==> flow/design.v <==
`timescale 1ns/1ns
 `timescale 1ns/1ns
module signed_shifter (input wire [4-1:0] i,
                       input wire signed [16:0] D,
                       output reg signed [16:0] Q);
always @ *
begin
Q = D >>> i;  
end
endmodule
 `timescale 1ns/1ns
module rotator (
    input wire clk,
    input wire rst,
    input wire signed  [16:0]    x_i,
    input wire signed  [16:0]    y_i,
    output wire signed [16:0]    x_o,
    output wire signed [16:0]    y_o
    );
    parameter integer iteration             = 0;  
    parameter signed [16:0] tangle = 0;  
    reg signed [16:0] x_1;
    reg signed [16:0] y_1;
    wire signed [16:0] x_i_shifted;
    wire signed [16:0] y_i_shifted;
    signed_shifter x_shifter(iteration,x_i,x_i_shifted);
    signed_shifter y_shifter(iteration,y_i,y_i_shifted);
    always @ (posedge clk)
        if (rst) begin
            x_1 <= 0;
            y_1 <= 0;
            end else begin
            if (y_i > 0) begin   
                x_1 <= x_i + y_i_shifted;  
                y_1 <= y_i - x_i_shifted;  
                end else begin
                x_1 <= x_i - y_i_shifted;  
                y_1 <= y_i + x_i_shifted;  
            end
        end
        assign x_o = x_1;
        assign y_o = y_1;
endmodule
 `timescale 1ns/1ns
module cordic (
    input wire clk,
    input wire rst,
    input wire                        valid_i,
    input wire signed [16:0]    x_i,
    input wire signed [16:0]    y_i,
    output wire                        valid_o,
    output wire signed [16:0]    x_o,
    output wire signed [16:0]    y_o
    );
    function [16:0] tanangle;
        input [3:0] i;
        begin
            case (i)
                4'b0000: tanangle = 17'd25735;     
                4'b0001: tanangle = 17'd15192;     
                4'b0010: tanangle = 17'd8027;      
                4'b0011: tanangle = 17'd4075;      
                4'b0100: tanangle = 17'd2045;      
                4'b0101: tanangle = 17'd1024;      
                4'b0110: tanangle = 17'd512;       
                4'b0111: tanangle = 17'd256;       
                4'b1000: tanangle = 17'd128;       
                4'b1001: tanangle = 17'd64;        
                4'b1010: tanangle = 17'd32;        
                4'b1011: tanangle = 17'd16;        
                4'b1100: tanangle = 17'd8;         
                4'b1101: tanangle = 17'd4;         
                4'b1110: tanangle = 17'd2;         
                4'b1111: tanangle = 17'd1;         
            endcase
        end
    endfunction
    wire signed [16:0] x [16-1:0];
    wire signed [16:0] y [16-1:0];
    assign x[0]    = x_i < 0  ? -x_i 
                                : x_i;
    assign y[0]    = y_i < 0  ? -y_i
                                : y_i;
    assign x_o     = x[16-1];
    assign y_o     = y[16-1];
    reg [16-2:0] valid_pipe;
    always @ (posedge clk)
        if (rst)
            valid_pipe <= 0;
        else
            valid_pipe <= {valid_pipe[16-3:0], valid_i};
    assign valid_o = valid_pipe[16-2];
    genvar i;
    generate
    for(i = 0;i<16-1;i = i+1)
    begin
        rotator #(.iteration(i), .tangle(tanangle(i))) U (clk,rst,x[i],y[i],x[i+1],y[i+1]);
    end
    endgenerate
endmodule
* From RTL to reports: cordic
Tool output for the design above, in the order of the flow.
Lines are those of the file above, counted from 1.
Library cell names are shortened.
A cell with n/a has no value.
- Top :: cordic
- Clock port :: clk
- Library :: sky130hd
- Library corner :: tt_025C_1v80

* After elaboration
Yosys after proc, flatten, opt, wreduce and memory -nomap, before mapping. Enables and synchronous resets that opt folds into registers are not counted as muxes. Print and check cells are not counted. Equal cells are merged and count once.
- Memory bits (writable) :: 0
- Flip-flop bits (word level) :: 525
- Memory bits (read-only) :: 0
- Bits in latches :: 0
- Memories :: 0
- Clocked read ports x word width :: 0
- Reductions and logical operators :: 0
- Div/mod/pow operators :: 0
- Bitwise logic cells :: 0
- Multipliers :: 0
- Mux-type cells :: 32
- Magnitude comparators :: 17
- Add/subtract/negate cells :: 61
- Equality and inequality tests :: 0
- Shift-type cells :: 0
** Operators by type and width (number)
- two-way mux 17 bit :: 32
- greater-than comparator 17 x 1 -> 1 bit with constant B :: 15
- less-than comparator 17 x 1 -> 1 bit with constant B :: 2
- adder 17 x 10 -> 17 bit :: 2
- subtractor 17 x 10 -> 17 bit :: 2
- adder 17 x 11 -> 17 bit :: 2
- subtractor 17 x 11 -> 17 bit :: 2
- adder 17 x 12 -> 17 bit :: 2
- subtractor 17 x 12 -> 17 bit :: 2
- adder 17 x 13 -> 17 bit :: 2
- subtractor 17 x 13 -> 17 bit :: 2
- adder 17 x 14 -> 17 bit :: 2
- subtractor 17 x 14 -> 17 bit :: 2
- adder 17 x 15 -> 17 bit :: 2
- subtractor 17 x 15 -> 17 bit :: 2
- adder 17 x 16 -> 17 bit :: 2
- subtractor 17 x 16 -> 17 bit :: 2
- subtractor 17 bit :: 2
- adder 17 x 3 -> 17 bit :: 2
- subtractor 17 x 3 -> 17 bit :: 2
- adder 17 x 4 -> 17 bit :: 2
- subtractor 17 x 4 -> 17 bit :: 2
- adder 17 x 5 -> 17 bit :: 2
- subtractor 17 x 5 -> 17 bit :: 2
- adder 17 x 6 -> 17 bit :: 2
- subtractor 17 x 6 -> 17 bit :: 2
- adder 17 x 7 -> 17 bit :: 2
- subtractor 17 x 7 -> 17 bit :: 2
Not listed: further kinds 6, cells in them 11.

* Logic depth
Longest topological path by Yosys (ltp), each cell counted once; first at word level (registers and memories cut), then after technology mapping (sequential cells cut; the memories' decode and read muxes count).
- Depth after elaboration :: 4
- ABC_AREA :: 0
- Gate-level depth with buffers :: 22
- Mapped depth without buffers :: 21

* Synthesis result
Yosys stat after the flow's synthesis: flattened, memories mapped to cells. It holds for the ABC_AREA given above (unset counts as 0); a run with the other value may have another netlist.
- Buffers :: 136
- Sequential part of the area :: 10490.1 sq um
- Mapped cells :: 5291
- Flip-flops :: 524
- Mapped area :: 41622.4 sq um
** Cells by type
- dfxtp_1 :: number 524, area in all 1.05E+04 sq um
- ha_1 :: number 560, area in all 7006.72 sq um
- xnor2_1 :: number 331, area in all 2899.03 sq um
- nor2_1 :: number 706, area in all 2.65E+03 sq um
- a21oi_1 :: number 380, area in all 1.9E+03 sq um
- xor2_1 :: number 208, area in all 1.82E+03 sq um
- inv_1 :: number 375, area in all 1407.6 sq um
- o21ai_0 :: number 261, area in all 1.31E+03 sq um
- nand2_1 :: number 339, area in all 1272.47 sq um
- nor3_1 :: number 211, area in all 1.06E+03 sq um
- a21o_1 :: number 115, area in all 863.328 sq um
- nor2b_1 :: number 131, area in all 819.536 sq um
- fa_1 :: number 31, area in all 620.595 sq um
- nand3_1 :: number 113, area in all 565.542 sq um
- o31ai_1 :: number 66, area in all 495.475 sq um
- nand2b_1 :: number 69, area in all 431.664 sq um
- clkbuf_1 :: number 110, area in all 412.896 sq um
- nor4_1 :: number 62, area in all 387.872 sq um
Other cell types: 55; their cells: 699.
By module: a second synthesis without flattening, with its own total; a netlist apart from the flattened one above.
- Cells (unflattened synthesis) :: 8881
- Area (unflattened synthesis) :: 75506.2 sq um
Each row is one instance without its submodules.
** Modules
- signed_shifter :: times used 30, area 948.4 sq um, cells 102
- rotator :: times used 1, area 3181.8 sq um, cells 404
- rotator :: times used 1, area 3159.3 sq um, cells 399
- rotator :: times used 1, area 3083.0 sq um, cells 380
- rotator :: times used 1, area 3083.0 sq um, cells 380
- rotator :: times used 1, area 3083.0 sq um, cells 380
- rotator :: times used 1, area 3083.0 sq um, cells 380
- rotator :: times used 1, area 3083.0 sq um, cells 380
- rotator :: times used 1, area 3083.0 sq um, cells 380
- rotator :: times used 1, area 3083.0 sq um, cells 380
- rotator :: times used 1, area 3083.0 sq um, cells 380
- rotator :: times used 1, area 3079.2 sq um, cells 379
- rotator :: times used 1, area 2976.6 sq um, cells 370
- rotator :: times used 1, area 2976.6 sq um, cells 370
Modules not listed: 3.

* Timing after synthesis
Source: OpenSTA report_checks on the synthesized netlist (no wires, ideal clock, input and output delay 20% of the period each), path of least setup slack; recovery checks are left aside. Register names are those of the netlist, which keeps one name where synthesis merged equal registers.
- Path type :: flip-flop to flip-flop
- Start point :: reg genblk1[1].U.y_1[2]
- End point :: reg genblk1[2].U.x_1[16]
- Stages on the path :: 22
- Path buffers :: 1
- Slack :: -216 ps
- Clock period :: 4600 ps
- Data required time :: 4530 ps
- Path delay :: 4816 ps
- Library setup time :: 70 ps
- Arrival time :: 4746 ps
- Synthesis period reached :: 4816 ps
"path delay" is the arrival time less input delay plus setup time.
"stages on the path": output pins that drive a net of the path, with the launching flip-flop's if there is one; two outputs of one cell count as two.
"synthesis period reached" = period - worst setup slack (recovery checks aside). The figure is calculated, with input and output delays left at 20% of the set period.
Between the ends stands the longest chain of elaborated cells between them, by number of cells; it is not shown to be the way that was timed. Of several equally long chains one is given.
A line is the first line of the expression or statement that the cell stems from. Yosys adds cells for indexed reads and writes and turns some case tables into memories.
A register here has more assigning lines than the two given.
- Cell sequence :: dfxtp_1 > inv_1 > ha_1 > or4b_2 > nor4b_1 > nand2_1 > or3_1 > nand2b_1 > buf_1 > nor2_1 > xnor2_1 > ha_1 > nor2b_1 > o21ai_0 > a21boi_0 > o21ai_0 > a21oi_1 > a41oi_1 > a211oi_1 > o31a_1 > or3_1 > a21oi_1
- Length of the longest elaborated chain :: 2
** Ends and longest elaborated chain, post-synthesis
- start: declaration :: line 23 : reg signed [16:0] y_1;
- start: assignment :: line 35 : y_1 <= y_i - x_i_shifted;
- start: assignment :: line 38 : y_1 <= y_i + x_i_shifted;
- subtractor 17 x 15 -> 17 bit :: line 37 : x_1 <= x_i - y_i_shifted;
- two-way mux 17 bit :: line 33 : if (y_i > 0) begin
- end: assignment :: line 34 : x_1 <= x_i + y_i_shifted;
- end: assignment :: line 37
- end: declaration :: line 22 : reg signed [16:0] x_1;

* Path in the finished layout
Path of least setup slack in the final report of job 2 (OpenROAD, finished layout, wires in). Where an end is a register, its clock arrival counts in the times.
The report prints the path's times to 10 ps; the period is as set.
- Path type :: flip-flop to flip-flop
- Start point :: reg genblk1[1].U.y_1[2]
- End point :: reg genblk1[2].U.x_1[15]
- Clock period :: 5480 ps
- Arrival time :: 5740 ps
- Stages on the path :: 21
- Data required time :: 6020 ps
- Path buffers :: 0
- Slack :: 290 ps
- Library setup time :: 130 ps
Between the ends stands the longest chain of elaborated cells between them, by number of cells; it is not shown to be the way that was timed. Of several equally long chains one is given.
A register here has more assigning lines than the two given.
- Cell sequence :: dfxtp_1 > inv_1 > ha_1 > or4b_4 > nor4b_4 > nand2_2 > or3_4 > nor2b_2 > o21ai_0 > inv_1 > ha_1 > nor2b_1 > o21ai_0 > a21boi_0 > o21ai_1 > a21oi_1 > a41oi_2 > a211oi_1 > o31ai_2 > a21oi_1 > nor3b_1
- Length of the longest elaborated chain :: 2
** Ends and longest elaborated chain, after layout
- start: declaration :: line 23 : reg signed [16:0] y_1;
- start: assignment :: line 35 : y_1 <= y_i - x_i_shifted;
- start: assignment :: line 38 : y_1 <= y_i + x_i_shifted;
- subtractor 17 x 15 -> 17 bit :: line 37 : x_1 <= x_i - y_i_shifted;
- two-way mux 17 bit :: line 33 : if (y_i > 0) begin
- end: assignment :: line 34 : x_1 <= x_i + y_i_shifted;
- end: assignment :: line 37
- end: declaration :: line 22 : reg signed [16:0] x_1;

Subject: cordic on sky130hd, stored results

Hello all,

Stored flow runs of cordic (3 of them; Yosys, OpenROAD, sky130hd). They differ in their settings and are not a sequence. Constraints: input delay and output delay 20% of the set period each, output load 0.01 pF.
"period achieved" is the run's clock period less its worst setup slack. It is reckoned from that one timing run; input and output delays stay at 20% of the period that was set.
"time of the worst setup path": the worst setup path's part of the clock period (all of it between registers, 20% less for each end at a port) less its slack. A launch clock that arrives late makes it longer, a capture clock that arrives late makes it shorter.
"time of the worst setup path" is given in steps of 10 ps.

* Job 1
** Files
==> flow/run.sh <==
#!/bin/bash
# the make line also repeats the synthesis and layout settings of config.mk as NAME=value (left out here)
make -C /OpenROAD-flow-scripts/flow DESIGN_CONFIG=/design/flow/config.mk WORK_HOME=/design/flow/orfs CLKGATE_MAP_FILE= finish
==> flow/config.mk <==
export PLATFORM = sky130hd
export DESIGN_NAME = cordic
export DESIGN_NICKNAME = cordic
export VERILOG_FILES = /design/flow/design.v
export SDC_FILE = /design/flow/constraint.sdc
export NUM_CORES = 4
export LEC_CHECK = 0
export ABC_AREA = 1
export CAP_MARGIN = 20
export CORE_MARGIN = 6
export CORE_UTILIZATION = 63
export CTS_CLUSTER_SIZE = 65
export GPL_TIMING_DRIVEN = 1
export MIN_ROUTING_LAYER = met1
export PLACE_DENSITY_LB_ADDON = 0.06
export SLEW_MARGIN = 20
==> flow/constraint.sdc <==
create_clock -name core_clock -period 2.51 [get_ports {clk}]
set_input_delay 0.5020 -clock core_clock [delete_from_list [all_inputs] [get_ports {clk}]]
set_output_delay 0.5020 -clock core_clock [all_outputs]
set_load 0.01 [all_outputs]
** Results
Stopped before the end: clock tree synthesis reported DPL-0038.

* Job 2
** Files
==> flow/run.sh <==
#!/bin/bash
# the make line also repeats the synthesis and layout settings of config.mk as NAME=value (left out here)
make -C /OpenROAD-flow-scripts/flow DESIGN_CONFIG=/design/flow/config.mk WORK_HOME=/design/flow/orfs CLKGATE_MAP_FILE= finish
==> flow/config.mk <==
export PLATFORM = sky130hd
export DESIGN_NAME = cordic
export DESIGN_NICKNAME = cordic
export VERILOG_FILES = /design/flow/design.v
export SDC_FILE = /design/flow/constraint.sdc
export NUM_CORES = 4
export LEC_CHECK = 0
export CAP_MARGIN = 20
export CELL_PAD_IN_SITES_DETAIL_PLACEMENT = 1
export CORE_MARGIN = 2
export CORE_UTILIZATION = 42
export GPL_ROUTABILITY_DRIVEN = 0
export GPL_TIMING_DRIVEN = 0
export MAX_ROUTING_LAYER = met4
export PLACE_DENSITY_LB_ADDON = 0.12
export SLEW_MARGIN = 20
==> flow/constraint.sdc <==
create_clock -name core_clock -period 5.48 [get_ports {clk}]
set_input_delay 1.0960 -clock core_clock [delete_from_list [all_inputs] [get_ports {clk}]]
set_output_delay 1.0960 -clock core_clock [all_outputs]
set_load 0.01 [all_outputs]
** Results
- Total negative slack :: 0 ps
- Cell area after synthesis :: 41,622.4 sq um
- Worst setup slack after layout :: 289 ps
- Utilization :: 0.471
- Worst hold slack :: 435 ps
- Period achieved :: 5,191 ps
- Time of the worst setup path :: 5,190 ps
- Worst setup path type :: flip-flop to flip-flop
- Area of the standard cells in the finished layout :: 46,280.6 sq um
- Die footprint :: 101,637.0 sq um

* Job 3
** Files
==> flow/run.sh <==
#!/bin/bash
# the make line also repeats the synthesis and layout settings of config.mk as NAME=value (left out here)
make -C /OpenROAD-flow-scripts/flow DESIGN_CONFIG=/design/flow/config.mk WORK_HOME=/design/flow/orfs CLKGATE_MAP_FILE= finish
==> flow/config.mk <==
export PLATFORM = sky130hd
export DESIGN_NAME = cordic
export DESIGN_NICKNAME = cordic
export VERILOG_FILES = /design/flow/design.v
export SDC_FILE = /design/flow/constraint.sdc
export NUM_CORES = 4
export LEC_CHECK = 0
export ABC_AREA = 0
export CAP_MARGIN = 30
export CELL_PAD_IN_SITES_DETAIL_PLACEMENT = 1
export CELL_PAD_IN_SITES_GLOBAL_PLACEMENT = 3
export CORE_ASPECT_RATIO = 1.6
export CORE_MARGIN = 8
export CORE_UTILIZATION = 40
export MAX_ROUTING_LAYER = met5
export MIN_ROUTING_LAYER = met2
export SETUP_SLACK_MARGIN = 0.85
export SLEW_MARGIN = 20
export TNS_END_PERCENT = 60
==> flow/constraint.sdc <==
create_clock -name core_clock -period 4.52 [get_ports {clk}]
set_input_delay 0.9040 -clock core_clock [delete_from_list [all_inputs] [get_ports {clk}]]
set_output_delay 0.9040 -clock core_clock [all_outputs]
set_load 0.01 [all_outputs]
** Results
- Total negative slack :: 0 ps
- Cell area after synthesis :: 41,622.4 sq um
- Worst setup slack after layout :: 166 ps
- Utilization :: 0.523
- Worst hold slack :: 447 ps
- Period achieved :: 4,354 ps
- Time of the worst setup path :: 4,350 ps
- Worst setup path type :: flip-flop to flip-flop
- Area of the standard cells in the finished layout :: 53,948.0 sq um
- Die footprint :: 114,921.0 sq um

Thanks
